==> flow/design.v <==
module MIPS(
	input clk,
	input rst_n,
	input cpu_en,
	input [7:0] data_read,
	input ram_send,
	input ram_receive,
	output reg cpu_send,
	output reg cpu_receive,
	output reg cpu_ready,
	output reg [15:0] data_addr,
	output reg [7:0] data_store,
	output reg [1:0] mem_ctrl, 
	output reg done
	);
	reg [15:0] R [7:0]; 
	reg [15:0] PC,IR;
	reg [3:0] OP;
	reg [2:0] funct; 
	reg [2:0] state,next_state;
	parameter IDLE = 3'b000,
				 IF = 3'b001,
				 ID = 3'b010,
				 EX = 3'b011,
				 MEM = 3'b100,
				 WB = 3'b101;
	always@(posedge clk)
	begin
		if(~(rst_n&cpu_en))
		begin
			state <= IDLE;
		end
		else
		begin
			case(next_state)
				IDLE:state <= IDLE;
				IF:state <= IF;
				ID:state <= ID;
				EX:state <= EX;
				MEM:state <= MEM;
				WB:state <= WB;
				default:state <= state;
			endcase
		end
	end
	reg [15:0] rs,rt;
	reg [5:0] im;
	reg [11:0] addr;
	reg [15:0] temp;
	reg [1:0] read_cnt;
	reg [1:0] write_cnt;
	reg delay_cnt;
	reg delay_en;
	always@(posedge clk) 
	begin
		if(~(rst_n&cpu_en))
		begin
			cpu_ready <= 1'b0;
			delay_cnt <= 1'b0;
		end
		else if(delay_en)
		begin
			if(delay_cnt)
				cpu_ready <= 1'b0; 
			else
			begin
				cpu_ready <= 1'b1;
				delay_cnt <= 1'b1;
			end
		end
		else
		begin
			cpu_ready <= 1'b0;
			delay_cnt <= 1'b0;
		end
	end
	wire [15:0]PC_1;
	assign PC_1 = PC + 16'd2;
	always@(posedge clk)
	begin
		if(~(rst_n&cpu_en))
		begin
			{R[0],R[1],R[2],R[3],R[4],R[5],R[6],R[7]} <= 128'd0;
			{PC,IR} <= 32'd0;
			{rs,rt} <= 32'd0;
			im <= 6'd0;
			addr <= 12'd0;
			temp <= 16'd0;
			{cpu_receive,cpu_send} <= 2'b00;
			next_state <= IDLE;
			data_addr <= 16'd0;
			data_store <= 8'd0;
			OP <= 4'd0;
			IR <= 16'd0;
			funct <= 3'd0;
			delay_en <= 1'b0;
			done <= 1'b0;
			mem_ctrl <= 2'd0; 
			read_cnt <= 2'd0;
			write_cnt <= 2'd0;
		end
		else
		begin
			case(state)
				IDLE:
				begin
					done <= 1'b0;
					next_state <= IF;
					read_cnt <= 2'd0;
					write_cnt <= 2'd0;
					{cpu_receive,cpu_send} <= 2'b00;
					mem_ctrl <= 2'b00; 
				end
				IF:
				begin
					mem_ctrl <= 2'b10; 
					{cpu_receive,cpu_send} <= 2'b00; 
					if(read_cnt == 2'd0)
					begin
						data_addr <= PC;
						delay_en <= 1'b1;
						if(cpu_receive && ram_send) 
						begin
							cpu_receive <= 1'b0;
							delay_en <= 1'b0;
							read_cnt <= 2'd1;
						end
						else if(ram_send) 
						begin
							IR[15:8] <= data_read;
							if(IR[15:8] == data_read)
								cpu_receive <= 1'b1;
							else
								cpu_receive <= 1'b0;
						end
						else
						begin
							IR[15:8] <= IR[15:8];
							read_cnt <= 2'd0;
						end
					end
					else if(read_cnt == 2'd1)
					begin
						data_addr <= PC + 16'd1;
						delay_en <= 1'b1;
						if(cpu_receive && ram_send) 
						begin
							cpu_receive <= 1'b0;
							delay_en <= 1'b0;
							read_cnt <= 2'd2;
						end
						else if(ram_send) 
						begin
							IR[7:0] <= data_read;
							if(IR[7:0] == data_read)
								cpu_receive <= 1'b1;
							else
								cpu_receive <= 1'b0;
						end
						else
						begin
							IR[7:0] <= IR[7:0];
							read_cnt <= 2'd1;
						end
					end
					else if(read_cnt == 2'd2)
					begin
						next_state <= ID;
						PC <= PC + 16'd2;
						read_cnt <= 2'd0;
						mem_ctrl <= 2'b00; 
						{cpu_receive,cpu_send} <= 2'b00;
					end
					else
					begin
						next_state <= IF;
						PC <= PC;
					end
				end
				ID:
				begin
					OP <= IR[15:12];
					case(IR[11:9])
						3'd0:rs <= R[0];
						3'd1:rs <= R[1];
						3'd2:rs <= R[2];
						3'd3:rs <= R[3];
						3'd4:rs <= R[4];
						3'd5:rs <= R[5];
						3'd6:rs <= R[6];
						3'd7:rs <= R[7];
						default:rs <= 16'd0;
					endcase
					case(IR[8:6])
						3'd0:rt <= R[0];
						3'd1:rt <= R[1];
						3'd2:rt <= R[2];
						3'd3:rt <= R[3];
						3'd4:rt <= R[4];
						3'd5:rt <= R[5];
						3'd6:rt <= R[6];
						3'd7:rt <= R[7];
						default:rt <= 16'd0;
					endcase
					funct <= IR[2:0];
					im <= IR[5:0];
					addr <= IR[11:0];
					next_state <= EX;
				end
				EX:
				begin
					if(OP == 4'b0000) 
					begin
						case(funct)
							3'b000,3'b001:temp <= rs + rt; 
							3'b010,3'b011:temp <= rs - rt; 
							3'b100:temp <= (rs < rt) ? 16'd1:16'd0; 
							3'b101:temp <= rs & rt; 
							3'b110:temp <= rs | rt; 
							3'b111:PC <= rs; 
							default:temp <= 16'd0;
						endcase
					end
					else if(OP[3]) 
					begin
						case(OP)
							4'b1000:temp <= rs + {10'd0,im}; 
							4'b1001:temp <= rs - {10'd0,im}; 
							4'b1010:temp <= rs & {10'd0,im}; 
							4'b1011:temp <= rs | {10'd0,im}; 
							4'b1110:PC <= (rs==rt) ? (PC+16'd2+im<<1):PC; 
							4'b1111:PC <= (rs!=rt) ? (PC+16'd2+im<<1):PC; 
							default:temp <= 16'd0;
						endcase
					end
					else if(OP[2]) 
					begin
						if(OP == 4'b0100) 
							PC <= {PC_1[15:12],addr};
						else if(OP == 4'b0101) 
						begin
							R[7] <= PC;
							PC <= {PC_1[15:12],addr};
						end
					end
					else
						next_state <= IDLE;
					next_state <= MEM;
					read_cnt <= 2'd0;
					write_cnt <= 2'd0;
					data_addr <= 16'd0;
				end
				MEM:
				begin
					case(OP)
						4'b1100: 
							begin
								mem_ctrl <= 2'b10; 
								{cpu_receive,cpu_send} <= 2'b00; 
								if(read_cnt == 2'd0)
								begin
									data_addr <= rs + {10'd0,im};
									delay_en <= 1'b1;
									if(cpu_receive && ram_send) 
									begin
										cpu_receive <= 1'b0;
										delay_en <= 1'b0;
										read_cnt <= 2'd1;
									end
									else if(ram_send) 
									begin
										temp[15:8] <= data_read;
										if(temp[15:8] == data_read)
											cpu_receive <= 1'b1;
										else
											cpu_receive <= 1'b0;
									end
									else
									begin
										temp[15:8] <= temp[15:8];
										read_cnt <= 2'd0;
									end
								end
								else if(read_cnt == 2'd1)
								begin
									data_addr <= rs + {10'd0,im} + 16'd1;
									delay_en <= 1'b1;
									if(cpu_receive && ram_send) 
									begin
										cpu_receive <= 1'b0;
										delay_en <= 1'b0;
										read_cnt <= 2'd2;
									end
									else if(ram_send) 
									begin
										temp[7:0] <= data_read;
										if(temp[7:0] == data_read)
											cpu_receive <= 1'b1;
										else
											cpu_receive <= 1'b0;
									end
									else
									begin
										temp[7:0] <= temp[7:0];
										read_cnt <= 2'd1;
									end
								end
								else if(read_cnt == 2'd2)
								begin
									next_state <= WB;
									read_cnt <= 2'd0;
									mem_ctrl <= 2'b00; 
									{cpu_receive,cpu_send} <= 2'b00;
								end
								else
								begin
									next_state <= MEM;
									temp <= temp;
								end
							end
						4'b1101: 
							begin
								mem_ctrl <= 2'b01; 
								{cpu_receive,cpu_send} <= 2'b00; 
								if(write_cnt == 2'd0)
								begin
									data_addr <= rs + {10'd0,im};
									data_store <= rt[15:8];
									if(cpu_send && ram_receive)
									begin
										cpu_send <= 1'b0;
										write_cnt <= 2'd1;
									end
									else if(data_store == rt[15:8])
										cpu_send <= 1'b1;
									else
									begin
										cpu_send <= 1'b0;
										write_cnt <= 2'd0;
									end
								end
								else if(write_cnt == 2'd1)
								begin
									data_addr <= rs + {10'd0,im} + 16'd1;
									data_store <= rt[7:0];
									if(cpu_send && ram_receive)
									begin
										cpu_send <= 1'b0;
										write_cnt <= 2'd2;
									end
									else if(data_store == rt[7:0])
										cpu_send <= 1'b1;
									else
									begin
										cpu_send <= 1'b0;
										write_cnt <= 2'd1;
									end
								end
								else if(write_cnt == 2'd2)
								begin
									next_state <= WB;
									write_cnt <= 2'd0;
									mem_ctrl <= 2'b00; 
									{cpu_receive,cpu_send} <= 2'b00;
								end
								else
								begin
									next_state <= MEM;
									write_cnt <= write_cnt;
								end
							end
						default:
							begin
								mem_ctrl <= 2'b00; 
								temp <= temp;
								data_store <= 8'd0;
								data_addr <= 8'd0;
								next_state <= WB;
							end
					endcase
				end
				WB:
				begin
					if(OP == 4'b0000) 
					begin
						case(IR[5:3])
							3'd0:R[0] <= temp;
							3'd1:R[1] <= temp;
							3'd2:R[2] <= temp;
							3'd3:R[3] <= temp;
							3'd4:R[4] <= temp;
							3'd5:R[5] <= temp;
							3'd6:R[6] <= temp;
							3'd7:R[7] <= temp;
						endcase
					end
					else if(OP[3]) 
					begin
						if((OP[3:2] == 2'b10) | (OP == 4'b1100)) 
						begin
							case(IR[8:6])
								3'd0:R[0] <= temp;
								3'd1:R[1] <= temp;
								3'd2:R[2] <= temp;
								3'd3:R[3] <= temp;
								3'd4:R[4] <= temp;
								3'd5:R[5] <= temp;
								3'd6:R[6] <= temp;
								3'd7:R[7] <= temp;
							endcase
						end
					end
					else 
						{R[0],R[1],R[2],R[3],R[4],R[5],R[6],R[7]} <= {R[0],R[1],R[2],R[3],R[4],R[5],R[6],R[7]};
					done <= 1'b1;
					next_state <= IDLE;
				end
			endcase
		end
	end
endmodule
Appendix: tool output

From RTL to reports: MIPS
Each step is given for the RTL above and for the edited RTL.
"before" refers to lines of the RTL above, "after" to lines of the edited file.
"difference" is "after" less "before", of the values as shown.
Cell names lack the library's common part.
A cell with - has no value.

design
  top module = MIPS
  clock input = clk
  cell library = sky130hd
  corner = tt_025C_1v80

Diff
Unified diff, file above to edited file.
This change comes from a script, not from a designer. The edited design behaves differently; no optimisation was intended.

begin of diff
@@ -34,5 +34,4 @@
 		begin
 			case(next_state)
-				IDLE:state <= IDLE;
 				IF:state <= IF;
 				ID:state <= ID;
end of diff

Elaborated design
Source: Yosys, flattened and elaborated. Widths are those after wreduce. Registers that Yosys merges into a memory's read port (data or address) are not register bits. Print and check cells do not count. Equal cells are merged and count once.

operators by class
  what                  before  after  difference
  $add $sub $neg        8       8      0
  $lt $le $gt $ge       1       1      0
  equal/unequal tests   108     108    0
  muxes and demuxes     161     161    0
  bitwise operators     9       9      0
  reduce/logical cells  59      58     -1

operators by type and width
  cell                                          before  after  difference
  zero test 3 bit                               6       5      -1
  parallel mux 3 bit (select 6 bit)             2       1      -1
  nonzero test 6 bit                            2       1      -1
  parallel mux 3 bit (select 5 bit)             0       1      +1
  nonzero test 5 bit                            0       1      +1
  two-way mux 16 bit                            62      62     0
  two-way mux 1 bit                             33      33     0
  equality test 3 bit with constant B           20      20     0
  two-way mux 2 bit                             20      20     0
  nonzero test 2 bit                            16      16     0
  != test 2 bit with constant B                 15      15     0
  != test 3 bit with constant B                 14      14     0
  two-way mux 8 bit                             13      13     0
  equality test 3 x 2 -> 1 bit with constant B  12      12     0
  AND reduction 5 bit                           9       9      0
  equality test 4 bit with constant B           8       8      0
  != test 2 x 1 -> 1 bit with constant B        7       7      0
  equality test 3 x 1 -> 1 bit with constant B  6       6      0
  equality test 8 bit                           6       6      0
  two-way mux 3 bit                             6       6      0
  != test 4 bit with constant B                 5       5      0
  != test 5 bit with constant B                 5       5      0
  parallel mux 1 bit (select 2 bit)             5       5      0
  AND reduction 2 bit                           5       5      0
  OR reduction 2 bit                            5       5      0
  parallel mux 16 bit (select 2 bit)            4       4      0
  parallel mux 8 bit (select 5 bit)             4       4      0
  equality test 2 bit with constant B           3       3      0

Not every row of either side is listed.

bit counts
  what                   before  after  difference
  bits in registers      275     275    0
  input bits             13      13     0
  output and inout bits  30      30     0
  word-level cells       378     377    -1

Longest topological paths
Depth = most cells in a row (Yosys ltp): at word level without a register or memory, in the mapped netlist without a sequential cell, where the memories' decode and read muxes count.

logic depth
  what                           before  after  difference
  word-level depth               8       8      0
  ABC_AREA                       0       0      -
  mapped depth                   13      12     -1
  gate-level depth less buffers  12      12     0

Synthesis result
Source: synth_stat.txt of the flow (Yosys; design flattened, memories mapped). It holds for the ABC_AREA given above (unset counts as 0); a run with the other value may have another netlist.

cell types
  type      before  after  difference
  nor2_1    285     314    +29
  a21oi_1   136     164    +28
  mux2i_1   187     213    +26
  mux4_2    35      11     -24
  nand2_1   163     183    +20
  nand2b_1  35      21     -14
  nor3_1    39      52     +13
  o211ai_1  36      24     -12
  buf_2     11      23     +12
  a211oi_1  45      34     -11
  xor2_1    34      45     +11
  and3_1    17      6      -11
  o21ai_1   7       18     +11
  o221ai_1  21      31     +10
  inv_1     77      68     -9
  nand3_1   47      38     -9
  a31oi_1   27      18     -9
  xnor2_1   82      74     -8

Not every row of either side is listed.

synthesis totals
  what                                before    after     difference
  cell count                          2,281     2,315     +34
  chip area (Yosys) (um^2)            18,838.1  18,460.2  -377.9
  sequential part of the area (um^2)  5,485.3   5,465.2   -20.1
  flip-flops                          274       273       -1
  buffers                             199       196       -3

Timing after synthesis
Path of least setup slack by OpenSTA after synthesis, without wires, with an ideal clock, recovery checks aside; 20% of the period is set as input and as output delay. Where synthesis merged equal registers, the netlist keeps one of their names.

timing post-synthesis
  what                               before             after              difference
  path type                          input -> register  input -> register  -
  start point                        input ram_send     input ram_send     -
  end point                          register temp[14]  register temp[15]  -
  period (ns)                        10.0               10.0               0.0
  input delay (ns)                   2.000              2.000              0.000
  library setup time (ns)            0.131              0.069              -0.062
  launch time at the first pin (ns)  2.000              2.000              0.000
  arrival (ns)                       3.460              3.560              +0.100
  data required time (ns)            9.869              9.931              +0.062
  path slack (ns)                    6.409              6.371              -0.038
  path delay (ns)                    1.591              1.629              +0.038
  stages                             7                  7                  0
  buffers on the path                0                  0                  0
  synthesis period reached (ns)      3.591              3.629              +0.038

"path delay" = arrival - input delay + setup time.
"stages" counts driving pins, that of a launching flip-flop among them; a cell with two outputs on the path counts twice.
"synthesis period reached" is the clock period less the worst setup slack; recovery checks do not enter. This is arithmetic on one report: input and output delays are still those of the set period (20% each).
Between the ends stands the longest chain of elaborated cells between them, by number of cells; it is not shown to be the way that was timed. Of several equally long chains one is given.
A line is the first line of the expression or statement that the cell stems from. Yosys adds cells for indexed reads and writes and turns some case tables into memories.
A register here has more assigning lines than the two given.

between the ends, post-synthesis, before
  path through = nor2b_1 > o21ai_0 > nor3_2 > nor2_1 > a32o_1 > a2111oi_0 > nor3_1
  length of the longest elaborated chain = 5
  elaborated cells on any way between the ends = 9
  those cells by class = 2 x eq/ne; 5 x mux; 2 x reduce/logical

ends and longest elaborated chain, post-synthesis, before
  what                               RTL line  text
  start: declaration                 6         input ram_send,
  two-way mux 8 bit                  270       else if(ram_send)
  two-way mux 8 bit                  264       if(cpu_receive && ram_send)
  two-way mux 8 bit                  260       if(read_cnt == 2'd0)
  two-way mux 8 bit                  255       case(OP)
  parallel mux 8 bit (select 2 bit)  104       case(state)
  end: assignment                    215       3'b000,3'b001:temp <= rs + rt;
  end: assignment                    216       3'b010,3'b011:temp <= rs - rt;
  end: declaration                   49        reg [15:0] temp;

between the ends, post-synthesis, after
  path through = nor2b_1 > o21a_1 > nand3_1 > or3_1 > or3_1 > a2bb2oi_1 > o21ai_1
  length of the longest elaborated chain = 5
  elaborated cells on any way between the ends = 9
  those cells by class = 2 x eq/ne; 5 x mux; 2 x reduce/logical

ends and longest elaborated chain, post-synthesis, after
  what                               RTL line  text
  start: declaration                 6         input ram_send,
  two-way mux 8 bit                  269       else if(ram_send)
  two-way mux 8 bit                  263       if(cpu_receive && ram_send)
  two-way mux 8 bit                  259       if(read_cnt == 2'd0)
  two-way mux 8 bit                  254       case(OP)
  parallel mux 8 bit (select 2 bit)  103       case(state)
  end: assignment                    214       3'b000,3'b001:temp <= rs + rt;
  end: assignment                    215       3'b010,3'b011:temp <= rs - rt;
  end: declaration                   48        reg [15:0] temp;

Timing after layout
Path of least setup slack in the final report of each run of set A (OpenROAD, finished layout, wires in). Where an end is a register, its clock arrival counts in the times.

timing post-layout
  what                               before               after              difference
  path type                          input -> register    input -> register  -
  start point                        input rst_n          input ram_send     -
  end point                          register next_state  register temp[15]  -
  period (ns)                        10.0                 10.0               0.0
  input delay (ns)                   2.00                 2.00               0.00
  library setup time (ns)            0.11                 0.06               -0.05
  launch time at the first pin (ns)  2.00                 2.00               0.00
  arrival (ns)                       4.69                 4.96               +0.27
  data required time (ns)            10.43                10.51              +0.08
  path slack (ns)                    5.74                 5.55               -0.19
  stages                             7                    8                  +1
  buffers on the path                2                    1                  -1

Where an end lacks its bit number, it is one bit of the signal, or one of the new flip-flops if synthesis recoded a state register.
Between the ends stands the longest chain of elaborated cells between them, by number of cells; it is not shown to be the way that was timed. Of several equally long chains one is given.
A register here has more assigning lines than the two given.

between the ends, post-layout, before
  path through = clkdlybuf4s50_1 > nand2_4 > buf_12 > nor2_1 > o21ai_0 > o211ai_1 > a211o_1

ends and longest elaborated chain, post-layout, before
  what                RTL line  text
  start: declaration  3         input rst_n,
  end: assignment     90        next_state <= IDLE;
  end: assignment     108       next_state <= IF;
  end: declaration    20        reg [2:0] state,next_state;

before: Chain of elaborated cells between the ends: none given.

between the ends, post-layout, after
  path through = clkdlybuf4s50_1 > nor2b_1 > o21a_1 > nand3_1 > or3_1 > a2111oi_0 > a2bb2oi_1 > o21ai_1
  length of the longest elaborated chain = 5
  elaborated cells on any way between the ends = 9
  those cells by class = 2 x eq/ne; 5 x mux; 2 x reduce/logical

ends and longest elaborated chain, post-layout, after
  what                               RTL line  text
  start: declaration                 6         input ram_send,
  two-way mux 8 bit                  269       else if(ram_send)
  two-way mux 8 bit                  263       if(cpu_receive && ram_send)
  two-way mux 8 bit                  259       if(read_cnt == 2'd0)
  two-way mux 8 bit                  254       case(OP)
  parallel mux 8 bit (select 2 bit)  103       case(state)
  end: assignment                    214       3'b000,3'b001:temp <= rs + rt;
  end: assignment                    215       3'b010,3'b011:temp <= rs - rt;
  end: declaration                   48        reg [15:0] temp;

Flow runs
Both versions went through the flow (Yosys, OpenROAD) with the same settings in each pair. Constraints: input delay and output delay 20% of the set period each, output load 0.01 pF.

flow settings, set A
  period_ns = 10.0
  CAP_MARGIN = 20
  CORE_MARGIN = 2
  CORE_UTILIZATION = 40
  SLEW_MARGIN = 20

measured results, set A
  what                                                      before    after     difference
  synthesized cell area (um^2)                              18,838.1  18,460.2  -377.9
  die size (um^2)                                           48,847.6  47,884.4  -963.2
  area of the standard cells in the finished layout (um^2)  20,749.9  20,276.9  -473.0
  setup slack of the worst path (ns)                        5.736     5.546     -0.190
  total negative slack (ns)                                 0.000     0.000     0.000
  achieved period (ns)                                      4.264     4.454     +0.190

flow settings, set B
  CELL_PAD_IN_SITES_DETAIL_PLACEMENT = 0
  CORE_ASPECT_RATIO = 0.59
  CORE_MARGIN = 4
  CORE_UTILIZATION = 23
  MAX_ROUTING_LAYER = met4
  MIN_ROUTING_LAYER = met1
  PLACE_DENSITY_LB_ADDON = 0.14
  period_ns = 3.07
  CAP_MARGIN = 20
  SLEW_MARGIN = 20

measured results, set B
  what                                                      before    after     difference
  synthesized cell area (um^2)                              18,838.1  18,460.2  -377.9
  die size (um^2)                                           86,706.8  85,016.6  -1,690.2
  area of the standard cells in the finished layout (um^2)  23,841.6  23,849.1  +7.5
  setup slack of the worst path (ns)                        -0.109    -0.028    +0.081
  total negative slack (ns)                                 -0.434    -0.028    +0.406
  achieved period (ns)                                      3.179     3.098     -0.081

By "achieved period" is meant the clock period of the run minus its worst setup slack. This is arithmetic on one report: input and output delays are still those of the set period (20% each).
